==> flow/design.v <==
`timescale 1ns/1ns
module IF (
    input           clk,rst,sel,
    input   [31:0]  Shift_address,
    output  [31:0]  PC,
    output  [31:0]  PC_out);
    wire [31:0] PC1;
    assign PC_out = PC + 32'd1;
    mux2_1 mux (PC_out, Shift_address,sel,PC1);
    D_32 d1(PC1,PC,clk,rst);
endmodule
module IF_ID (
    input   [31:0]  in1,in2,
    input           clk,rst,flush,
    output  [31:0]  out1,out2);
    reg [31:0] instr;
    D_32 d1(in1,out1,clk,rst);
    always @ (posedge clk or posedge rst)
    begin
    if(rst==1)
    instr<=32'hFC000000;
    else if(flush)
    instr<=32'hFC000000;
    else
    instr<=in2;
    end
    assign out2 = instr;
endmodule
module ID (
    input       [31:0]  in1,WriteData,
    input               clk,rst,RegWrite,
    input       [4:0]   Destination,
    output      [31:0]  Data1,Data2,
    output      [31:0]  extend,
    output      [4:0]   Rd,Rs,Rt);
    assign extend = {{16{in1[15]}}, in1[15:0]};
    assign Rd = in1[15:11];
    assign Rs = in1[25:21];
    assign Rt = in1[20:16];
    RegFile File (clk,rst,RegWrite,in1[25:21],in1[20:16],Destination,WriteData,Data1,Data2);
endmodule
module control( Instruction, WB,MEM,EX);
    input [31:0] Instruction;
    output       MEM,WB;
    output [3:0] EX;
    reg     [1:0]   ALUOp;
    reg             ALUSrc,Branch,RegWrite,RegDst;
    always @(*) begin
        case(Instruction[31:26])
            6'b000000: begin
                ALUOp = 2'b10;
                ALUSrc = 0;
                Branch = 0;
                RegWrite = 1;
                RegDst = 1;
            end
            6'b000100: begin
                ALUOp = 2'b01;
                ALUSrc = 0;
                Branch = 1;
                RegWrite = 0;
                RegDst = 0;
            end
            6'b001000: begin
                ALUOp = 2'b00;
                ALUSrc = 1;
                Branch = 0;
                RegWrite = 1;
                RegDst = 0;
            end
            default: begin
                ALUOp = 2'b00;
                ALUSrc = 0;
                Branch = 0;
                RegWrite = 0;
                RegDst = 0;
            end
        endcase
    end
    assign WB = RegWrite;
    assign MEM = Branch;
    assign EX = {RegDst,ALUOp,ALUSrc};
endmodule
module RegFile(
    input           clk,reset,RegWrite,
    input   [4:0]   ReadReg1,ReadReg2,WriteReg,
    input   [31:0]  WriteData,
    output  [31:0]  ReadData1,ReadData2);
    wire [31:0] r[31:0];
    wire [31:0] enable;
    wire [31:0] out1,out2;
    genvar i;
    decoder d(WriteReg,enable);
    generate
    for(i=0;i<32;i=i+1) begin : regs
    dff_reg f(clk,reset,RegWrite & enable[i],WriteData,r[i]);
    end
    endgenerate
    assign out1 = r[ReadReg1];
    assign out2 = r[ReadReg2];
    assign ReadData1 = (RegWrite && WriteReg == ReadReg1) ? WriteData : out1;
    assign ReadData2 = (RegWrite && WriteReg == ReadReg2) ? WriteData : out2;
endmodule
module ID_EX (
    input   [31:0]  in1, in2, in3, in4,
    input   [4:0]   in5,in6,in7,
    input   [3:0]   ex_in,
    input           clk,rst,flush,mem_in,wb_in,
    output  [4:0]   Rd,Rs,Rt,
    output  [31:0]  A,B,Address,extend,
    output          mem_out,wb_out,ALUSrc,RegDst,
    output  [1:0]   ALUOp);
    D_32 d1(in1,A,clk,rst);
    D_32 d2(in2,B,clk,rst);
    D_32 d3(in3,Address,clk,rst);
    D_32 d4(in4,extend,clk,rst);
    D_5 d5(in5,Rd,clk,rst);
    D_5 d6(in6,Rs,clk,rst);
    D_5 d7(in7,Rt,clk,rst);
    d_ff     ff1     (.clk(clk),.rst(rst),.d(wb_in & ~flush),.q(wb_out));
    d_ff     ff3     (.clk(clk),.rst(rst),.d(mem_in & ~flush),.q(mem_out));
    d_ff     ff6     (.clk(clk),.rst(rst),.d(ex_in[0]),.q(ALUSrc));
    d_ff     ff8     (.clk(clk),.rst(rst),.d(ex_in[1]),.q(ALUOp[0]));
    d_ff     ff9     (.clk(clk),.rst(rst),.d(ex_in[2]),.q(ALUOp[1]));
    d_ff     ff10    (.clk(clk),.rst(rst),.d(ex_in[3]),.q(RegDst));
endmodule
module EX(
    input   [31:0]  pc,extended,reg1,reg2,data,wbdata,
    input           ALUSrc,RegDst,
    input   [1:0]   ALUOp,
    input   [4:0]   Rd,Rt,
    input   [1:0]   A,B,
    output  [31:0]  pc_in,alu_result,
    output  [4:0]   dst,
    output          zero);
    wire [31:0] ALUIn1,ALUIn2,ALUIn2_temp;
    wire op0,op1,op2;
    bit32ADD pc_add      (.in1(pc),.in2(extended<<2),.out(pc_in));
    mux2_1   mux_alu     (.in1(ALUIn2_temp),.in2(extended),.sel(ALUSrc),.out(ALUIn2));
    mux3_1   mux_alu_2   (.in1(reg2),.in2(data),.in3(wbdata),.sel(B),.out(ALUIn2_temp));
    mux3_1   mux_alu_1   (.in1(reg1),.in2(data),.in3(wbdata),.sel(A),.out(ALUIn1));
    MyALU    alu         (.in1(ALUIn1),.in2(ALUIn2),.op({op0|op2,op1}),.alu_result(alu_result),.zero(zero));
    ALU_ctrl ctrl        (.func(extended[5:0]),.alu_op0(ALUOp[0]),.alu_op1(ALUOp[1]),.op({op2,op1,op0}));
    assign dst = RegDst ? Rd : Rt;
endmodule
module MyALU(
    input [31:0] in1,in2,
    input [1:0] op,
    output [31:0] alu_result,
    output zero);
    wire [31:0] and_wire, or_wire, add_wire, sub_wire;
    bit32AND  and_op    (.in1(in1),.in2(in2),.out(and_wire));
    bit32OR   or_op     (.in1(in1),.in2(in2),.out(or_wire));
    bit32ADD  add_op    (.in1(in1),.in2(in2),.out(add_wire));
    bit32SUB  sub_op    (.in1(in1),.in2(in2),.out(sub_wire));
    bit32_4to1mux mux (.in1(and_wire),.in2(add_wire),.in3(or_wire),.in4(sub_wire),.sel(op),.out(alu_result));
    assign zero = (alu_result == 32'b0);
endmodule
module ALU_ctrl (func,alu_op0,alu_op1,op);
    input alu_op0,alu_op1;
    input [5:0] func;
    output [2:0] op;
    assign op[0] = (~alu_op1 & alu_op0) | (alu_op1 & func[1]);
    assign op[1] = (~func[2]) | (~alu_op1);
    assign op[2] = (func[1] & alu_op1) | alu_op0;
endmodule
module EX_MEM(
    input   [31:0]  pc_in,alu_result_in,
    input   [4:0]   dstreg_in,
    input           zero_in,clk,rst,flush,wb_in,mem_in,
    output  [31:0]  pc_out,alu_result_out,
    output  [4:0]   dstreg_out,
    output          zero_out,mem_out,wb_out);
    D_32   pc_reg              (.in(pc_in),.clk(clk),.rst(rst),.out(pc_out));
    D_32   alu_result_reg      (.in(alu_result_in),.clk(clk),.rst(rst),.out(alu_result_out));
    D_5    dstreg_reg          (.in(dstreg_in),.clk(clk),.rst(rst),.out(dstreg_out));
    d_ff   zero_reg            (.d(zero_in),.clk(clk),.rst(rst),.q(zero_out));
    d_ff   RegWrite_reg        (.d(wb_in & ~flush),.clk(clk),.rst(rst),.q(wb_out));
    d_ff   branch_reg          (.d(mem_in & ~flush),.clk(clk),.rst(rst),.q(mem_out));
endmodule
module MEM(
    input           branch,zero,
    output          PCSrc);
    and     g1          (PCSrc,branch,zero);
endmodule
module MEM_WB(
    input   [31:0]  alu_result_in,
    input   [4:0]   dstreg_in,
    input           clk,rst,wb_in,
    output  [31:0]  alu_result_out,
    output  [4:0]   dstreg_out,
    output          RegWrite);
    D_32   alu_result  (.in(alu_result_in),.clk(clk),.rst(rst),.out(alu_result_out));
    D_5    dstreg_reg  (.in(dstreg_in),.clk(clk),.rst(rst),.out(dstreg_out));
    d_ff   wb_reg      (.d(wb_in),.clk(clk),.rst(rst),.q(RegWrite));
endmodule
module WB(
    input   [31:0]  alu_result,
    output  [31:0]  write_data);
    assign write_data = alu_result;
endmodule
module hazard(input [4:0] Rs,Rt,Rd_mem,Rd_wb,
    input wb_mem,wb_wb,
    output reg [1:0] A,B);
    always @(*) begin
        if (wb_mem && Rs == Rd_mem)     A = 2'd1;
        else if (wb_wb && Rs == Rd_wb)  A = 2'd2;
        else                            A = 2'd0;
        if (wb_mem && Rt == Rd_mem)     B = 2'd1;
        else if (wb_wb && Rt == Rd_wb)  B = 2'd2;
        else                            B = 2'd0;
    end
endmodule
module mux2_1(in1,in2,sel,out);
    input [31:0] in1,in2;
    input sel;
    output reg [31:0]out;
    always @*
    begin
    case (sel)
    1'b0: out=in1;
    1'b1: out=in2;
    endcase
    end
endmodule
module mux3_1(in1,in2,in3,sel,out);
    input [31:0] in1,in2,in3;
    input [1:0] sel;
    output reg [31:0]out;
    always @*
    begin
    case (sel)
    2'd1: out=in2;
    2'd2: out=in3;
    default: out=in1;
    endcase
    end
endmodule
module bit32_4to1mux(
    output [31:0] out,
    input [31:0] in1,in2,in3,in4,
    input [1:0] sel);
    wire [31:0] out1,out2;
    mux2_1 mux1(.out(out1),.sel(sel[0]),.in1(in1),.in2(in2));
    mux2_1 mux2(.out(out2),.sel(sel[0]),.in1(in3),.in2(in4));
    mux2_1 mux3(.out(out),.sel(sel[1]),.in1(out1),.in2(out2));
endmodule
module bit32AND (
    output [31:0] out,
    input [31:0] in1,in2);
    assign {out}=in1 & in2;
endmodule
module bit32OR (
    output [31:0] out,
    input [31:0] in1,in2);
    assign {out}=in1 | in2;
endmodule
module bit32ADD (
    output [31:0] out,
    input [31:0] in1,in2);
    assign {out}=in1 + in2;
endmodule
module bit32SUB (
    output [31:0] out,
    input [31:0] in1,in2);
    assign {out}=in1 + (~in2) + 1;
endmodule
module d_ff(
    input d,clk,rst,
    output reg q);
    always @(posedge clk or posedge rst) begin
        if(rst)
            q <= 1'b0;
        else
            q <= d;
    end
endmodule
module D_32(in,out,clk,rst);
    input[31:0] in;
    input clk,rst;
    output reg [31:0] out;
    always @ (posedge clk or posedge rst)
    begin
    if(rst==1)
    out<=0;
    else
    out<=in;
    end
endmodule
module dff_reg(clk,rst,en,D,Q);
    input [31:0] D;
    input clk,rst,en;
    output reg [31:0]Q;
    always @(posedge clk or posedge rst)
    begin
    if(rst==1)
    Q<=32'd0;
    else if(en)
    Q<=D;
    end
endmodule
module D_5(in,out,clk,rst);
    input[4:0] in;
    input clk,rst;
    output reg [4:0] out;
    always @ (posedge clk or posedge rst)
    begin
    if(rst==1)
    out<=0;
    else
    out<=in;
    end
endmodule
module decoder(in,out);
    input [4:0] in;
    output [31:0] out;
    assign out = 32'd1 << in;
endmodule
module mips_top (
    input           clk,
    input           rst,
    output  [31:0]  imem_addr,
    input   [31:0]  imem_data,
    output          wb_en,
    output  [4:0]   wb_reg,
    output  [31:0]  wb_data);
    wire            flush;
    wire            PCSrc,RegWrite,ALUSrc,RegDst,zero_EXOut,zero_MEMIn,branch;
    wire    [1:0]   ALUOp;
    wire    [3:0]   EX_ctrl;
    wire            MEM_ctrl,MEM_ctrl1;
    wire            WB_ctrl,WB_ctrl1,WB_ctrl2;
    wire    [31:0]  Shift_address,WriteData;
    wire    [31:0]  Rs_IDOut,Rt_IDOut,Rs_EXIn,Rt_EXIn;
    wire    [31:0]  extended_IDOut,extended_EXIn;
    wire    [31:0]  instr_IDIn;
    wire    [31:0]  PC_IFOut,PC_IDIn,PC_EXIn,PC_EXOut;
    wire    [31:0]  ALUResult_EXOut,ALUResult_MEMIn,ALUResult_WBIn;
    wire    [1:0]   a,b;
    wire    [4:0]   WriteReg,Rs_out,Rt_out,Rd_addr_IDOut,Rs_Addr_ID_out,Rt_Addr_ID_out,Rd_addr_EXIn,Dst_EXOut,Rd_addr_MEMIn;
    IF      fetch   (.clk(clk),.rst(rst),.sel(PCSrc),.Shift_address(Shift_address),.PC_out(PC_IFOut),.PC(imem_addr));
    IF_ID   if_id   (.clk(clk),.rst(rst),.flush(flush),.in1(PC_IFOut),.in2(imem_data),.out1(PC_IDIn),.out2(instr_IDIn));
    ID      decode  (.clk(clk),.rst(rst),.in1(instr_IDIn),.WriteData(WriteData),.RegWrite(RegWrite),
                     .Destination(WriteReg),.Data1(Rs_IDOut),.Data2(Rt_IDOut),.extend(extended_IDOut),
                     .Rd(Rd_addr_IDOut),.Rs(Rs_out),.Rt(Rt_out));
    control ctrl    (.Instruction(instr_IDIn),.EX(EX_ctrl),.MEM(MEM_ctrl),.WB(WB_ctrl));
    ID_EX   id_ex   (.clk(clk),.rst(rst),.flush(flush),.in1(Rs_IDOut),.in2(Rt_IDOut),.in3(PC_IDIn),.in4(extended_IDOut),
                     .in5(Rd_addr_IDOut),.in6(Rs_out),.in7(Rt_out),.ex_in(EX_ctrl),.mem_in(MEM_ctrl),.wb_in(WB_ctrl),
                     .Rd(Rd_addr_EXIn),.A(Rs_EXIn),.B(Rt_EXIn),.Address(PC_EXIn),.extend(extended_EXIn),
                     .wb_out(WB_ctrl1),.mem_out(MEM_ctrl1),.ALUSrc(ALUSrc),.RegDst(RegDst),.ALUOp(ALUOp),
                     .Rs(Rs_Addr_ID_out),.Rt(Rt_Addr_ID_out));
    EX      execute (.pc(PC_EXIn),.extended(extended_EXIn),.reg1(Rs_EXIn),.reg2(Rt_EXIn),.ALUSrc(ALUSrc),.RegDst(RegDst),
                     .ALUOp(ALUOp),.Rd(Rd_addr_EXIn),.Rt(Rt_Addr_ID_out),.dst(Dst_EXOut),
                     .pc_in(PC_EXOut),.alu_result(ALUResult_EXOut),.zero(zero_EXOut),
                     .data(ALUResult_MEMIn),.wbdata(WriteData),.A(a),.B(b));
    EX_MEM  ex_mem  (.clk(clk),.rst(rst),.flush(flush),.pc_in(PC_EXOut),.alu_result_in(ALUResult_EXOut),.dstreg_in(Dst_EXOut),
                     .zero_in(zero_EXOut),.wb_in(WB_ctrl1),.mem_in(MEM_ctrl1),.pc_out(Shift_address),
                     .alu_result_out(ALUResult_MEMIn),.dstreg_out(Rd_addr_MEMIn),.zero_out(zero_MEMIn),.mem_out(branch),
                     .wb_out(WB_ctrl2));
    MEM     mem     (.PCSrc(PCSrc),.branch(branch),.zero(zero_MEMIn));
    MEM_WB  mem_wb  (.clk(clk),.rst(rst),.alu_result_in(ALUResult_MEMIn),.dstreg_in(Rd_addr_MEMIn),.wb_in(WB_ctrl2),
                     .alu_result_out(ALUResult_WBIn),.dstreg_out(WriteReg),.RegWrite(RegWrite));
    WB      WriteBack (.alu_result(ALUResult_WBIn),.write_data(WriteData));
    hazard  hz      (.Rs(Rs_Addr_ID_out),.Rt(Rt_Addr_ID_out),.Rd_mem(Rd_addr_MEMIn),.Rd_wb(WriteReg),
                     .wb_mem(WB_ctrl2),.wb_wb(RegWrite),.A(a),.B(b));
    assign flush = PCSrc;
    assign wb_en   = RegWrite;
    assign wb_reg  = WriteReg;
    assign wb_data = WriteData;
endmodule
## From RTL to reports: mips_top

Tool output for the design above, in the order of the flow.
Lines are those of the file above, counted from 1.
Operators: Yosys type, input widths -> output width; for muxes data width and select width s.
Cell names lack the library's common part.
Not given: -

| inputs | value |
|---|---|
| design top | mips_top |
| clock | clk |
| standard-cell library | sky130hd |
| library corner | tt_025C_1v80 |

## After elaboration

Yosys after proc, flatten, opt, wreduce and memory -nomap, before mapping. Enables and synchronous resets that opt folds into registers are not counted as muxes. Print and check cells are not counted. Equal cells are merged and count once.

| bit counts | value |
|---|---|
| bits in registers | 1363 |
| latch bits | 0 |
| bits in writable memories | 0 |
| bits in read-only memories | 0 |
| word width x clocked read ports | 0 |
| memory cells | 0 |
| input bits | 34 |
| output and inout bits | 70 |
| word-level cells | 222 |

| cells by class | value |
|---|---|
| $add $sub $neg | 5 |
| $mul | 0 |
| div/mod/pow operators | 0 |
| order comparisons | 0 |
| equality and inequality tests | 74 |
| shift-type cells | 1 |
| muxes and demuxes | 22 |
| bitwise gates (word level) | 52 |
| reductions and logical operators | 11 |

Operators with widths:

| operator | count |
|---|---|
| $pmux 32 s32 | 2 |
| $pmux 32 s2 | 7 |
| $eq 5x5->1 const B | 32 |
| $add 32x32->32 | 3 |
| $mux 32 | 3 |
| $eq 5x4->1 const B | 16 |
| $add 32x1->32 const B | 2 |
| $eq 5x3->1 const B | 8 |
| $and 1x1->1 | 39 |
| $shl 1x5->32 const A | 1 |
| $and 32x32->32 | 1 |
| $or 32x32->32 | 1 |
| $not 32->32 | 1 |
| $logic_not 32->1 | 1 |
| $eq 5x5->1 | 6 |
| $eq 5x2->1 const B | 4 |
| $eq 5x1->1 const B | 2 |
| $logic_not 5->1 | 2 |
| $mux 2 | 4 |
| $logic_and 1x1->1 | 6 |
| $not 1->1 | 6 |
| $eq 6x3->1 const B | 1 |
| $eq 6x4->1 const B | 1 |
| $logic_not 6->1 | 1 |
| $mux 5 | 1 |
| $or 1x1->1 | 4 |
| $eq 2x1->1 const B | 2 |
| $eq 2x2->1 const B | 2 |

Other operator kinds: 3; their cells: 6.

## Depth

Depth = most cells in a row (Yosys ltp): at word level without a register or memory, in the mapped netlist without a sequential cell, where the memories' decode and read muxes count.

| depth | value |
|---|---|
| depth after elaboration | 13 |
| ABC_AREA | 0 |
| depth in mapped cells | 25 |
| gate-level depth less buffers | 20 |

## Synthesis result

The flow's flattened synthesis, as Yosys stat reports it; memories are mapped. The netlist is that of the ABC_AREA named above (0 if unset); the other value can give another one.

| synthesis totals | value |
|---|---|
| standard cells after synthesis | 5808 |
| chip area (Yosys) | 68091.6 um2 |
| sequential part of the area | 33990.1 um2 |
| flip-flops | 1358 |
| buffers | 543 |

Cell types:

| type | count | total area (um2) |
|---|---|---|
| dfrtp_1 | 1352 | 3.38E+04 |
| mux2_2 | 1061 | 1.19E+04 |
| a221oi_1 | 329 | 2.88E+03 |
| a22o_1 | 320 | 2.8E+03 |
| a22oi_1 | 322 | 2.42E+03 |
| clkbuf_1 | 448 | 1.68E+03 |
| ha_1 | 126 | 1.58E+03 |
| nand4_1 | 139 | 869.584 |
| nor2_1 | 227 | 852.067 |
| a21oi_1 | 166 | 830.797 |
| o21ai_0 | 142 | 710.682 |
| mux2i_1 | 70 | 700.672 |
| nand2_1 | 181 | 679.402 |
| xnor2_1 | 67 | 586.813 |
| o32ai_1 | 64 | 560.538 |
| a211oi_1 | 64 | 480.461 |
| nand3_1 | 93 | 465.446 |
| inv_1 | 118 | 442.925 |

Other cell types: 81; their cells: 519.
The figures by module come from a second, unflattened synthesis with its own total; it is not the netlist above.

| unflattened totals | value |
|---|---|
| cells (unflattened synthesis) | 6303 |
| area (unflattened synthesis) | 78358.9 um2 |

Rows give one instance, submodules left out.

Modules:

| module | times used | cells | area (um2) | sequential area (um2) |
|---|---|---|---|---|
| dff_reg | 32 | 69 | 1348.8 | 800.8 |
| RegFile | 1 | 2255 | 14745.4 | 0.0 |
| D_32 | 9 | 33 | 804.5 | 800.8 |
| bit32ADD | 2 | 202 | 1498.9 | 0.0 |
| mux2_1 | 5 | 36 | 544.3 | 0.0 |
| bit32SUB | 1 | 264 | 1848.0 | 0.0 |
| mux3_1 | 2 | 113 | 636.9 | 0.0 |
| IF_ID | 1 | 68 | 1033.5 | 808.3 |
| IF | 1 | 96 | 684.4 | 0.0 |
| D_5 | 5 | 6 | 128.9 | 125.1 |
| ID | 1 | 47 | 352.8 | 0.0 |
| d_ff | 10 | 2 | 28.8 | 25.0 |
| hazard | 1 | 30 | 250.2 | 0.0 |
| WB | 1 | 32 | 240.2 | 0.0 |

Further modules, not shown: 13.

## Worst setup path after synthesis

Source: OpenSTA report_checks on the synthesized netlist (no wires, ideal clock, input and output delay 20% of the period each), path of least setup slack; recovery checks are left aside. Register names are those of the netlist, which keeps one name where synthesis merged equal registers.

| path after synthesis | value |
|---|---|
| kind | reg2reg |
| start | reg mem_wb.dstreg_reg.out[2] |
| end | reg ex_mem.zero_reg.q |
| clock period | 8.0 ns |
| library setup time | 0.096 ns |
| time at the first pin | 0.000 ns |
| arrival time | 5.795 ns |
| required time | 7.904 ns |
| path slack | 2.110 ns |
| delay of the path | 5.891 ns |
| stages on the path | 25 |
| path buffers | 4 |
| synthesis period reached | 5.89 ns |

"delay of the path" is the arrival time less input delay plus setup time.
"stages on the path": output pins that drive a net of the path, with the launching flip-flop's if there is one; two outputs of one cell count as two.
"synthesis period reached" is the clock period less the worst setup slack; recovery checks do not enter. This is arithmetic on one report: input and output delays are still those of the set period (20% each).
The rows between start and end are the longest chain of elaborated cells between them; the timing report does not say that the signal goes this way. Where chains are equally long, one stands for them.
Each line given opens the expression or statement behind the cell; cells for indexed reads and writes are added by Yosys, which also makes memories of some case tables.

| between the ends, after synthesis | value |
|---|---|
| path through | dfrtp_1 -> clkbuf_1 -> clkbuf_1 -> xor2_1 -> nor4_1 -> and3_1 -> clkbuf_1 -> buf_1 -> mux2i_1 -> o21ai_0 -> inv_1 -> ha_1 -> ha_1 -> or2_1 -> a311oi_2 -> nor4b_4 -> nor2_4 -> o41ai_2 -> o211ai_1 -> a31oi_1 -> or4_1 -> or4_1 -> nor4_1 -> nand4b_1 -> nor4_2 |
| length of the longest elaborated chain | 13 |
| elaborated cells on any way between the ends | 25 |
| source lines of those cells | 11 |
| classes of those cells | 3 x add/sub; 6 x eq/ne; 10 x mux; 3 x logic; 3 x reduce/logical |

RTL lines, path after synthesis:

| element | RTL line | RTL |
|---|---|---|
| from (decl) | 305 | `output reg [4:0] out;` |
| from (assign) | 309 | `out<=0;` |
| from (assign) | 311 | `out<=in;` |
| $eq 5x5->1 | 210 | `else if (wb_wb && Rt == Rd_wb)  B = 2'd2;` |
| $logic_and 1x1->1 | 210 |  |
| $mux 2 | 210 |  |
| $mux 2 | 209 | `if (wb_mem && Rt == Rd_mem)     B = 2'd1;` |
| $eq 2x2->1 | 232 | `case (sel)` |
| $pmux 32 s2 | 232 |  |
| $pmux 32 s2 | 220 | `case (sel)` |
| $not 32->32 | 266 | `assign {out}=in1 + (~in2) + 1;` |
| $add 32x32->32 | 266 |  |
| $add 32x1->32 | 266 |  |
| $pmux 32 s2 (2 in a row) | 220 |  |
| $logic_not 32->1 | 157 | `assign zero = (alu_result == 32'b0);` |
| to (assign) | 273 | `q <= 1'b0;` |
| to (assign) | 275 | `q <= d;` |
| to (decl) | 270 | `output reg q);` |

Some nets on the timed path still bear RTL names; the line given drives or declares the net.

Nets with RTL names, path after synthesis:

| signal | RTL line |
|---|---|
| ALUResult_EXOut[12] | 220 |

## Path in the finished layout

Path of least setup slack in the final report of stored run 1 (OpenROAD, finished layout, wires in). Where an end is a register, its clock arrival counts in the times.

| path post-layout | value |
|---|---|
| kind | reg2reg |
| start | reg id_ex.d7.out[2] |
| end | reg ex_mem.zero_reg.q |
| clock period | 5.15 ns |
| library setup time | 0.08 ns |
| time at the first pin | 0.75 ns |
| arrival time | 6.69 ns |
| required time | 5.80 ns |
| path slack | -0.90 ns |
| stages on the path | 23 |
| path buffers | 3 |

The rows between start and end are the longest chain of elaborated cells between them; the timing report does not say that the signal goes this way. Where chains are equally long, one stands for them.

| between the ends, post-layout | value |
|---|---|
| path through | dfrtp_1 -> xor2_2 -> nor4_4 -> and3_4 -> buf_12 -> buf_12 -> mux2i_4 -> a211oi_2 -> a21o_1 -> ha_4 -> fa_2 -> mux4_2 -> o311ai_1 -> a211oi_1 -> nand4b_1 -> a211oi_2 -> nand4bb_1 -> or4_4 -> or4_4 -> nor4_4 -> buf_4 -> nand4b_1 -> nor4_2 |
| length of the longest elaborated chain | 13 |
| elaborated cells on any way between the ends | 20 |
| source lines of those cells | 9 |
| classes of those cells | 3 x add/sub; 4 x eq/ne; 7 x mux; 3 x logic; 3 x reduce/logical |

RTL lines, path post-layout:

| element | RTL line | RTL |
|---|---|---|
| from (decl) | 305 | `output reg [4:0] out;` |
| from (assign) | 309 | `out<=0;` |
| from (assign) | 311 | `out<=in;` |
| $eq 5x5->1 | 210 | `else if (wb_wb && Rt == Rd_wb)  B = 2'd2;` |
| $logic_and 1x1->1 | 210 |  |
| $mux 2 | 210 |  |
| $mux 2 | 209 | `if (wb_mem && Rt == Rd_mem)     B = 2'd1;` |
| $eq 2x2->1 | 232 | `case (sel)` |
| $pmux 32 s2 | 232 |  |
| $pmux 32 s2 | 220 | `case (sel)` |
| $not 32->32 | 266 | `assign {out}=in1 + (~in2) + 1;` |
| $add 32x32->32 | 266 |  |
| $add 32x1->32 | 266 |  |
| $pmux 32 s2 (2 in a row) | 220 |  |
| $logic_not 32->1 | 157 | `assign zero = (alu_result == 32'b0);` |
| to (assign) | 273 | `q <= 1'b0;` |
| to (assign) | 275 | `q <= d;` |
| to (decl) | 270 | `output reg q);` |

Stored flow runs of mips_top (4 of them; Yosys, OpenROAD, sky130hd). They differ in their settings and are not a sequence. Constraints: input delay and output delay 20% of the set period each, output load 0.01 pF.
"period reached" = clock period - worst setup slack. The figure is calculated, with input and output delays left at 20% of the set period.
"worst path time" means the part of the period allowed to the worst setup path (the constraints hold back 20% at inputs and 20% at outputs) less its slack; where the path has registers, the arrival times of their clocks count too.
"total power after layout": no workload was simulated; the value follows from the tool's default switching activity.

#### Stored run 1

| setting | value |
|---|---|
| CELL_PAD_IN_SITES_GLOBAL_PLACEMENT | `1` |
| CORE_ASPECT_RATIO | `0.6` |
| CORE_UTILIZATION | `62` |
| CTS_CLUSTER_DIAMETER | `134` |
| CTS_CLUSTER_SIZE | `29` |
| HOLD_SLACK_MARGIN | `0.2` |
| SETUP_SLACK_MARGIN | `0.21` |
| SLEW_MARGIN | `40` |
| period_ns | `5.15` |
| CAP_MARGIN | `20` |
| CORE_MARGIN | `2` |

| result | value |
|---|---|
| total power after layout | 18812 uW |
| worst setup slack after layout | -0.899 ns |
| setup total negative slack | -2.709 ns |
| std-cell area (final layout) | 77847.2 um2 |
| netlist area reported by Yosys | 68091.6 um2 |
| utilization in the final report | 71.2% |
| period reached | 6.049 ns |
| worst path time | 6.05 ns |
| kind of the worst setup path | reg2reg |
| lowest hold slack | 0.354 ns |
| area inside the die boundary | 112579.0 um2 |

#### Stored run 2

| setting | value |
|---|---|
| CORE_UTILIZATION | `40` |
| PLACE_DENSITY | `0.6` |
| period_ns | `6.77` |
| CAP_MARGIN | `20` |
| CORE_MARGIN | `2` |
| SLEW_MARGIN | `20` |

| result | value |
|---|---|
| std-cell area (final layout) | 77408.0 um2 |
| utilization in the final report | 45.7% |
| area inside the die boundary | 173547.0 um2 |
| worst setup slack after layout | 0.587 ns |
| netlist area reported by Yosys | 68091.6 um2 |
| worst path time | 6.18 ns |
| kind of the worst setup path | reg2reg |
| total power after layout | 18481 uW |
| setup total negative slack | 0.000 ns |
| period reached | 6.183 ns |
| lowest hold slack | 0.341 ns |

#### Stored run 3

| setting | value |
|---|---|
| CORE_UTILIZATION | `26` |
| PLACE_DENSITY | `0.6` |
| period_ns | `6.77` |
| CAP_MARGIN | `20` |
| CORE_MARGIN | `2` |
| SLEW_MARGIN | `20` |

| result | value |
|---|---|
| period reached | 6.179 ns |
| total power after layout | 18510 uW |
| lowest hold slack | 0.338 ns |
| utilization in the final report | 30.5% |
| netlist area reported by Yosys | 68091.6 um2 |
| setup total negative slack | 0.000 ns |
| worst path time | 6.18 ns |
| kind of the worst setup path | reg2reg |
| worst setup slack after layout | 0.591 ns |
| std-cell area (final layout) | 79157.2 um2 |
| area inside the die boundary | 265998.0 um2 |

#### Stored run 4

| setting | value |
|---|---|
| CELL_PAD_IN_SITES_DETAIL_PLACEMENT | `1` |
| CELL_PAD_IN_SITES_GLOBAL_PLACEMENT | `3` |
| CORE_ASPECT_RATIO | `0.52` |
| CORE_UTILIZATION | `62` |
| CTS_CLUSTER_DIAMETER | `134` |
| CTS_CLUSTER_SIZE | `97` |
| GPL_TIMING_DRIVEN | `0` |
| HOLD_SLACK_MARGIN | `0.2` |
| PLACE_DENSITY | `0.42` |
| SETUP_SLACK_MARGIN | `0.21` |
| SLEW_MARGIN | `40` |
| TNS_END_PERCENT | `40` |
| period_ns | `5.19` |
| CAP_MARGIN | `20` |
| CORE_MARGIN | `2` |

No results, placement failed with GPL-0301.
